==> flow/design.v <==
module mult(y,a,b);  
	output logic [15:0] y;
	input  logic [7:0] a,b;
	logic [15:0] y_tmp;
	logic [7:0]  a_tmp;
	logic [7:0]  b_tmp;
	logic [14:0] c1;
	logic [10:0] c2;            
	logic [14:0] out1;
	logic [12:0] out2;
	logic [10:0] out3;
	logic [8:0]  out4;
	logic [14:0] m_temp0;
	logic [13:0] m_temp1;
	logic [12:0] m_temp2;
	logic [11:0] m_temp3;
	logic [10:0] m_temp4;
	logic [9:0]  m_temp5;
	logic [8:0]  m_temp6;
	logic [7:0]  m_temp7;
	always_comb
		begin
			if(a[7])
				begin
					a_tmp = ~a+1'b1;
					if(b[7])
						begin
							b_tmp = ~b+1'b1;
							y = y_tmp ;
						end
					else
						begin
							b_tmp = b;
							y = ~y_tmp+1'b1;
						end
				end
			else
				begin
					a_tmp = a;
					if(b[7])
						begin
							b_tmp = ~b+1'b1;
							y = ~y_tmp+1'b1;
						end
					else
						begin
							b_tmp = b;
							y = y_tmp;
						end
				end
		end
	always_comb
		begin
			out1 = m_temp0 + m_temp1;
			out2 = m_temp2 + m_temp3;
			out3 = m_temp4 + m_temp5;
			out4 = m_temp6 + m_temp7;
			c1   = out1    + out2;
			c2   = out3    + out4;
			y_tmp= c1      + c2;
		end
	always_comb
		begin		
			m_temp0[14:7] = b_tmp[7]?a_tmp:8'b00000000;
			m_temp0[6:0]  = 7'b0000000;
			m_temp1[13:6] = b_tmp[6]?a_tmp:8'b00000000;
			m_temp1[5:0]  = 6'b000000;
			m_temp2[12:5] = b_tmp[5]?a_tmp:8'b00000000;
			m_temp2[4:0]  = 5'b00000;
			m_temp3[11:4] = b_tmp[4]?a_tmp:8'b00000000;
			m_temp3[3:0]  = 4'b0000;
			m_temp4[10:3] = b_tmp[3]?a_tmp:8'b00000000;
			m_temp4[2:0]  = 3'b000;
			m_temp5[9:2]  = b_tmp[2]?a_tmp:8'b00000000;
			m_temp5[1:0]  = 2'b00;
			m_temp6[8:1]  = b_tmp[1]?a_tmp:8'b00000000;
			m_temp6[0]    = 1'b0;
			m_temp7       = b_tmp[0]?a_tmp:8'b00000000;
		end
endmodule
	module cnm(rep,imp,rea,ima,req,imq);  
	output logic signed[15:0] rep, imp;
	input  logic signed[7:0] rea, req, ima, imq;
	logic signed[15:0] y0,y1,y2,y3;
	mult reaXreq (.y(y0), .a(rea), .b(req));
	mult imaXimq (.y(y1), .a(ima), .b(imq));
	mult reaXimq (.y(y2), .a(rea), .b(imq));
	mult imaXreq (.y(y3), .a(ima), .b(req));
	always_comb
		begin
			rep = y0-y1;
			imp = y2+y3;
		end
endmodule
module cnm_top (
    input  logic               clk,
    input  logic               rst,
    input  logic               in_valid,
    input  logic signed [7:0]  rea,
    input  logic signed [7:0]  ima,
    input  logic signed [7:0]  req,
    input  logic signed [7:0]  imq,
    output logic               out_valid,
    output logic signed [15:0] rep,
    output logic signed [15:0] imp
);
    logic signed [7:0]  rea_r, ima_r, req_r, imq_r;
    logic               valid_r;
    logic signed [15:0] rep_c, imp_c;
    cnm cnm (.rep(rep_c), .imp(imp_c), .rea(rea_r), .ima(ima_r), .req(req_r), .imq(imq_r));
    always_ff @(posedge clk) begin
        rea_r <= rea;
        ima_r <= ima;
        req_r <= req;
        imq_r <= imq;
        rep   <= rep_c;
        imp   <= imp_c;
        if (rst) begin
            valid_r   <= 1'b0;
            out_valid <= 1'b0;
        end else begin
            valid_r   <= in_valid;
            out_valid <= valid_r;
        end
    end
endmodule
Tool chain data of cnm_top
The steps from the RTL of cnm_top to its reports follow in flow order. Lines are those of the file above, counted from 1. Operators: Yosys type, input widths -> output width; for muxes data width and select width s. Library cell names are shortened. Not given: --

Top: cnm_top. Clock: clk. Standard-cell library: sky130hd. Corner: tt_025C_1v80.

Elaborated design
Yosys after proc, flatten, opt, wreduce and memory -nomap, before mapping. Enables and synchronous resets that opt folds into registers are not counted as muxes. Memory bits, and registers merged into a memory's read port (data or address), are not among the register bits. Print and check cells are not counted. Equal cells are merged and count once.

Under bits in registers stands 66. For input bits the number is 35. Under output and inout port bits stands 33. Under elaborated cells stands 102.

Under add/sub/neg operators stands 38. Under muxes and demuxes stands 48. For bitwise operators the number is 8.

Operator list (count): $mux 8 (36); $mux 16 (12); $add 15x11->16 (4); $add 16x1->16 const B (4); $not 16->16 (4); $add 15x13->15 (4); $add 15x14->15 (4); $add 13x12->13 (4); $add 11x10->11 (4); $add 11x9->11 (4); $add 9x8->9 (4); $add 8x1->8 const B (4); $not 8->8 (4); $add 16x16->16 (1); $sub 16x16->16 (1).

Depth
Longest topological path by Yosys (ltp), each cell counted once; first at word level (registers and memories cut), then after technology mapping (sequential cells cut; the memories' decode and read muxes count).

The entry for depth in word-level cells reads 12. The figure for ABC_AREA is 0. The entry for gate-level depth with buffers reads 38. Under depth with buffers taken out stands 36.

Netlist
Yosys stat after the flow's synthesis: flattened, memories mapped to cells. It holds for the ABC_AREA given above (unset counts as 0); a run with the other value may have another netlist.

For mapped cells the number is 1616. The entry for synthesis area reads 12465.7 um^2. Under sequential area stands 1321.3 um^2. The entry for flip-flop cells reads 66. Buffer cells: 28.

Cell types: ha_1 (count 194, total area 2.43E+03 um^2); fa_1 (count 70, total area 1.4E+03 um^2); dfxtp_1 (count 66, total area 1.32E+03 um^2); xnor2_1 (count 146, total area 1.28E+03 um^2); xor2_1 (count 106, total area 928.39 um^2); nor2_1 (count 236, total area 885.85 um^2); inv_1 (count 168, total area 630.605 um^2); a21oi_1 (count 116, total area 580.557 um^2); nand2_1 (count 145, total area 544.272 um^2); o21bai_1 (count 41, total area 307.795 um^2); a21o_1 (count 40, total area 300.288 um^2); o21ai_0 (count 30, total area 150.144 um^2); nor2b_1 (count 20, total area 125.12 um^2); nand3_1 (count 23, total area 115.11 um^2); clkbuf_1 (count 27, total area 101.347 um^2); nand2b_1 (count 16, total area 100.096 um^2); a211oi_1 (count 13, total area 97.594 um^2); o21a_1 (count 12, total area 90.086 um^2).

Not listed: further types 39, cells in them 147. The figures by module come from a second, unflattened synthesis with its own total; it is not the netlist above.

For cells (unflattened synthesis) the number is 1827. Area (unflattened synthesis): 14337.5 um^2.

Each row is one instance without its submodules.

Modules: mult (instances 4, cells 385, area 2861.5 um^2, seq. area 0.0 um^2); cnm (instances 1, cells 219, area 1557.7 um^2, seq. area 0.0 um^2); cnm_top (instances 1, cells 68, area 1333.8 um^2, seq. area 1321.3 um^2).

Worst setup path after synthesis
Source: OpenSTA report_checks on the synthesized netlist (no wires, ideal clock, input and output delay 20% of the period each), path of least setup slack; recovery checks are left aside. Register names are those of the netlist, which keeps one name where synthesis merged equal registers.

Kind: register -> register. Start point: register req_r[0]. End point: register imp[15]. Under clock period stands 7000 ps. The figure for setup time is 130 ps. Under launch time at the first pin stands 0 ps. Under arrival time stands 7140 ps. The figure for data required time is 6870 ps. The figure for slack is -270 ps. The entry for delay of the path reads 7270 ps. The figure for driving pins on the path is 28. The figure for path buffers is 3. For period reached after synthesis the number is 7270 ps.

"delay of the path" is the arrival time less input delay plus setup time. "driving pins on the path" counts driving pins, that of a launching flip-flop among them; a cell with two outputs on the path counts twice. "period reached after synthesis" = period - worst setup slack (recovery checks aside). The figure is calculated, with input and output delays left at 20% of the set period. The rows between start and end are the longest chain of elaborated cells between them; the timing report does not say that the signal goes this way. Where chains are equally long, one stands for them. Each line given opens the expression or statement behind the cell; cells for indexed reads and writes are added by Yosys, which also makes memories of some case tables.

Cell sequence: dfxtp_1 clkbuf_1 inv_1 clkbuf_1 ha_1 mux2i_1 clkbuf_1 nor2_1 ha_1 fa_1 xnor2_1 fa_1 inv_1 ha_1 fa_1 ha_1 fa_1 nor4_1 or3b_2 nand2_1 xnor2_1 ha_1 and3_1 a311oi_1 a21oi_1 a31oi_1 o21ai_0 xnor3_1. Cells in the longest elaborated chain: 12. For elaborated cells between the ends (all ways) the number is 24. Those cells by class: add/sub: 10; mux: 12; logic: 2.

Ends and longest elaborated chain, post-synthesis: from (decl) (RTL line 107) `logic signed [7:0]  rea_r, ima_r, req_r, imq_r;`; from (assign) (RTL line 114) `req_r <= req;`; $not 8->8 (RTL line 42) `b_tmp = ~b+1'b1;`; $add 8x1->8 (RTL line 42); $mux 8 (RTL line 40) `if(b[7])`; $mux 8 (RTL line 78) `m_temp7 = b_tmp[0]?a_tmp:8'b00000000;`; $add 9x8->9 (RTL line 57) `out4 = m_temp6 + m_temp7;`; $add 11x9->11 (RTL line 59) `c2 = out3 + out4;`; $add 15x11->16 (RTL line 60) `y_tmp= c1 + c2;`; $not 16->16 (RTL line 43) `y = ~y_tmp+1'b1;`; $add 16x1->16 (RTL line 43); $mux 16 (RTL line 40); $mux 16 (RTL line 23) `if(a[7])`; $add 16x16->16 (RTL line 92) `imp = y2+y3;`; to (assign) (RTL line 117) `imp   <= imp_c;`; to (decl) (RTL line 105) `output logic signed [15:0] imp`.

Path in the finished layout
From the final timing report of entry A: the path of least setup slack in the routed layout; clock arrival at registers is part of the times. The report prints the path's times to 10 ps; the period is as set.

Kind: register -> register. Start point: register req_r[1]. End point: register rep[14]. Under clock period stands 7620 ps. The figure for setup time is 160 ps. Under launch time at the first pin stands 390 ps. Under arrival time stands 7680 ps. The figure for data required time is 7840 ps. The figure for slack is 160 ps. The figure for driving pins on the path is 34. The figure for path buffers is 1.

The rows between start and end are the longest chain of elaborated cells between them; the timing report does not say that the signal goes this way. Where chains are equally long, one stands for them.

Cell sequence: dfxtp_1 inv_1 ha_1 mux2i_1 buf_4 or2_2 inv_1 ha_1 a21o_1 a21oi_1 o21bai_1 a21oi_1 xnor2_1 fa_1 inv_1 ha_1 inv_1 nor2_1 nor2_1 xnor2_1 ha_1 a211oi_1 o21bai_1 a21oi_1 xor2_1 or3b_2 nor3b_1 nor2_1 xnor2_1 ha_1 nor2_1 mux2_2 a311oi_1 o311ai_0. Cells in the longest elaborated chain: 12. For elaborated cells between the ends (all ways) the number is 23. Those cells by class: add/sub: 10; mux: 11; logic: 2.

Ends and longest elaborated chain, post-layout: from (decl) (RTL line 107) `logic signed [7:0]  rea_r, ima_r, req_r, imq_r;`; from (assign) (RTL line 114) `req_r <= req;`; $not 8->8 (RTL line 42) `b_tmp = ~b+1'b1;`; $add 8x1->8 (RTL line 42); $mux 8 (RTL line 40) `if(b[7])`; $mux 8 (RTL line 76) `m_temp6[8:1] = b_tmp[1]?a_tmp:8'b00000000;`; $add 9x8->9 (RTL line 57) `out4 = m_temp6 + m_temp7;`; $add 11x9->11 (RTL line 59) `c2 = out3 + out4;`; $add 15x11->16 (RTL line 60) `y_tmp= c1 + c2;`; $not 16->16 (RTL line 43) `y = ~y_tmp+1'b1;`; $add 16x1->16 (RTL line 43); $mux 16 (RTL line 40); $mux 16 (RTL line 23) `if(a[7])`; $sub 16x16->16 (RTL line 91) `rep = y0-y1;`; to (assign) (RTL line 116) `rep   <= rep_c;`; to (decl) (RTL line 104) `output logic signed [15:0] rep,`.

Module cnm_top, platform sky130hd: 3 stored runs of the flow (Yosys, OpenROAD) with differing settings, in no particular order. Input and output delays are each 20% of the period that was set; the output load is 0.01 pF. "clock period achieved": clock period set for the run, less the worst setup slack. It is reckoned from that one timing run; input and output delays stay at 20% of the period that was set. "time used up by the worst setup path": the worst setup path's part of the clock period (all of it between registers, 20% less for each end at a port) less its slack. A launch clock that arrives late makes it longer, a capture clock that arrives late makes it shorter. "time used up by the worst setup path" is given in steps of 10 ps.

Files of entry A:
==> flow/run.sh <==
#!/bin/bash
# the make line also repeats the synthesis and layout settings of config.mk as NAME=value (left out here)
make -C /OpenROAD-flow-scripts/flow DESIGN_CONFIG=/design/flow/config.mk WORK_HOME=/design/flow/orfs CLKGATE_MAP_FILE= finish
==> flow/config.mk <==
export PLATFORM = sky130hd
export DESIGN_NAME = cnm_top
export DESIGN_NICKNAME = cnm_top
export VERILOG_FILES = /design/flow/design.v
export SDC_FILE = /design/flow/constraint.sdc
export NUM_CORES = 4
export LEC_CHECK = 0
export CAP_MARGIN = 20
export CELL_PAD_IN_SITES_DETAIL_PLACEMENT = 0
export CORE_MARGIN = 2
export CORE_UTILIZATION = 35
export CTS_CLUSTER_SIZE = 84
export MIN_ROUTING_LAYER = met2
export PLACE_DENSITY_LB_ADDON = 0.11
export SETUP_SLACK_MARGIN = -0.73
export SLEW_MARGIN = 35
==> flow/constraint.sdc <==
create_clock -name core_clock -period 7.62 [get_ports {clk}]
set_input_delay 1.5240 -clock core_clock [delete_from_list [all_inputs] [get_ports {clk}]]
set_output_delay 1.5240 -clock core_clock [all_outputs]
set_load 0.01 [all_outputs]

Results of entry A. The synthesized cell area reads 12465.7 um^2. The die outline area stands at 37141.0 um^2. The measured standard-cell area after layout is 14403.8 um^2. The final utilization is 0.408. The worst slack on setup checks reads 159 ps. The measured setup TNS is 0 ps. The worst hold slack in the final report comes to 447 ps. The clock period achieved is 7461 ps. The time used up by the worst setup path stands at 7460 ps. Worst setup path type: register -> register.

Files of entry B:
==> flow/run.sh <==
#!/bin/bash
# the make line also repeats the synthesis and layout settings of config.mk as NAME=value (left out here)
make -C /OpenROAD-flow-scripts/flow DESIGN_CONFIG=/design/flow/config.mk WORK_HOME=/design/flow/orfs CLKGATE_MAP_FILE= finish
==> flow/config.mk <==
export PLATFORM = sky130hd
export DESIGN_NAME = cnm_top
export DESIGN_NICKNAME = cnm_top
export VERILOG_FILES = /design/flow/design.v
export SDC_FILE = /design/flow/constraint.sdc
export NUM_CORES = 4
export LEC_CHECK = 0
export CAP_MARGIN = 25
export CELL_PAD_IN_SITES_DETAIL_PLACEMENT = 2
export CORE_MARGIN = 2
export CORE_UTILIZATION = 45
export CTS_CLUSTER_SIZE = 68
export GPL_ROUTABILITY_DRIVEN = 0
export GPL_TIMING_DRIVEN = 0
export MAX_ROUTING_LAYER = met4
export PLACE_DENSITY = 0.75
export SLEW_MARGIN = 20
==> flow/constraint.sdc <==
create_clock -name core_clock -period 6.44 [get_ports {clk}]
set_input_delay 1.2880 -clock core_clock [delete_from_list [all_inputs] [get_ports {clk}]]
set_output_delay 1.2880 -clock core_clock [all_outputs]
set_load 0.01 [all_outputs]

Outcome of entry B: did not finish, clock tree synthesis stopped with DPL-0033.

Files of entry C:
==> flow/run.sh <==
#!/bin/bash
# the make line also repeats the synthesis and layout settings of config.mk as NAME=value (left out here)
make -C /OpenROAD-flow-scripts/flow DESIGN_CONFIG=/design/flow/config.mk WORK_HOME=/design/flow/orfs CLKGATE_MAP_FILE= finish
==> flow/config.mk <==
export PLATFORM = sky130hd
export DESIGN_NAME = cnm_top
export DESIGN_NICKNAME = cnm_top
export VERILOG_FILES = /design/flow/design.v
export SDC_FILE = /design/flow/constraint.sdc
export NUM_CORES = 4
export LEC_CHECK = 0
export CAP_MARGIN = 20
export CELL_PAD_IN_SITES_DETAIL_PLACEMENT = 0
export CORE_ASPECT_RATIO = 0.81
export CORE_MARGIN = 2
export CORE_UTILIZATION = 35
export CTS_CLUSTER_SIZE = 17
export MIN_ROUTING_LAYER = met2
export PLACE_DENSITY_LB_ADDON = 0.11
export SLEW_MARGIN = 35
==> flow/constraint.sdc <==
create_clock -name core_clock -period 7.62 [get_ports {clk}]
set_input_delay 1.5240 -clock core_clock [delete_from_list [all_inputs] [get_ports {clk}]]
set_output_delay 1.5240 -clock core_clock [all_outputs]
set_load 0.01 [all_outputs]

Results of entry C. The synthesized cell area reads 12465.7 um^2. The die outline area stands at 37150.0 um^2. The measured standard-cell area after layout is 14631.5 um^2. The final utilization is 0.415. The worst slack on setup checks reads 398 ps. The measured setup TNS is 0 ps. The worst hold slack in the final report comes to 425 ps. The clock period achieved is 7222 ps. The time used up by the worst setup path stands at 7220 ps. Worst setup path type: register -> register.
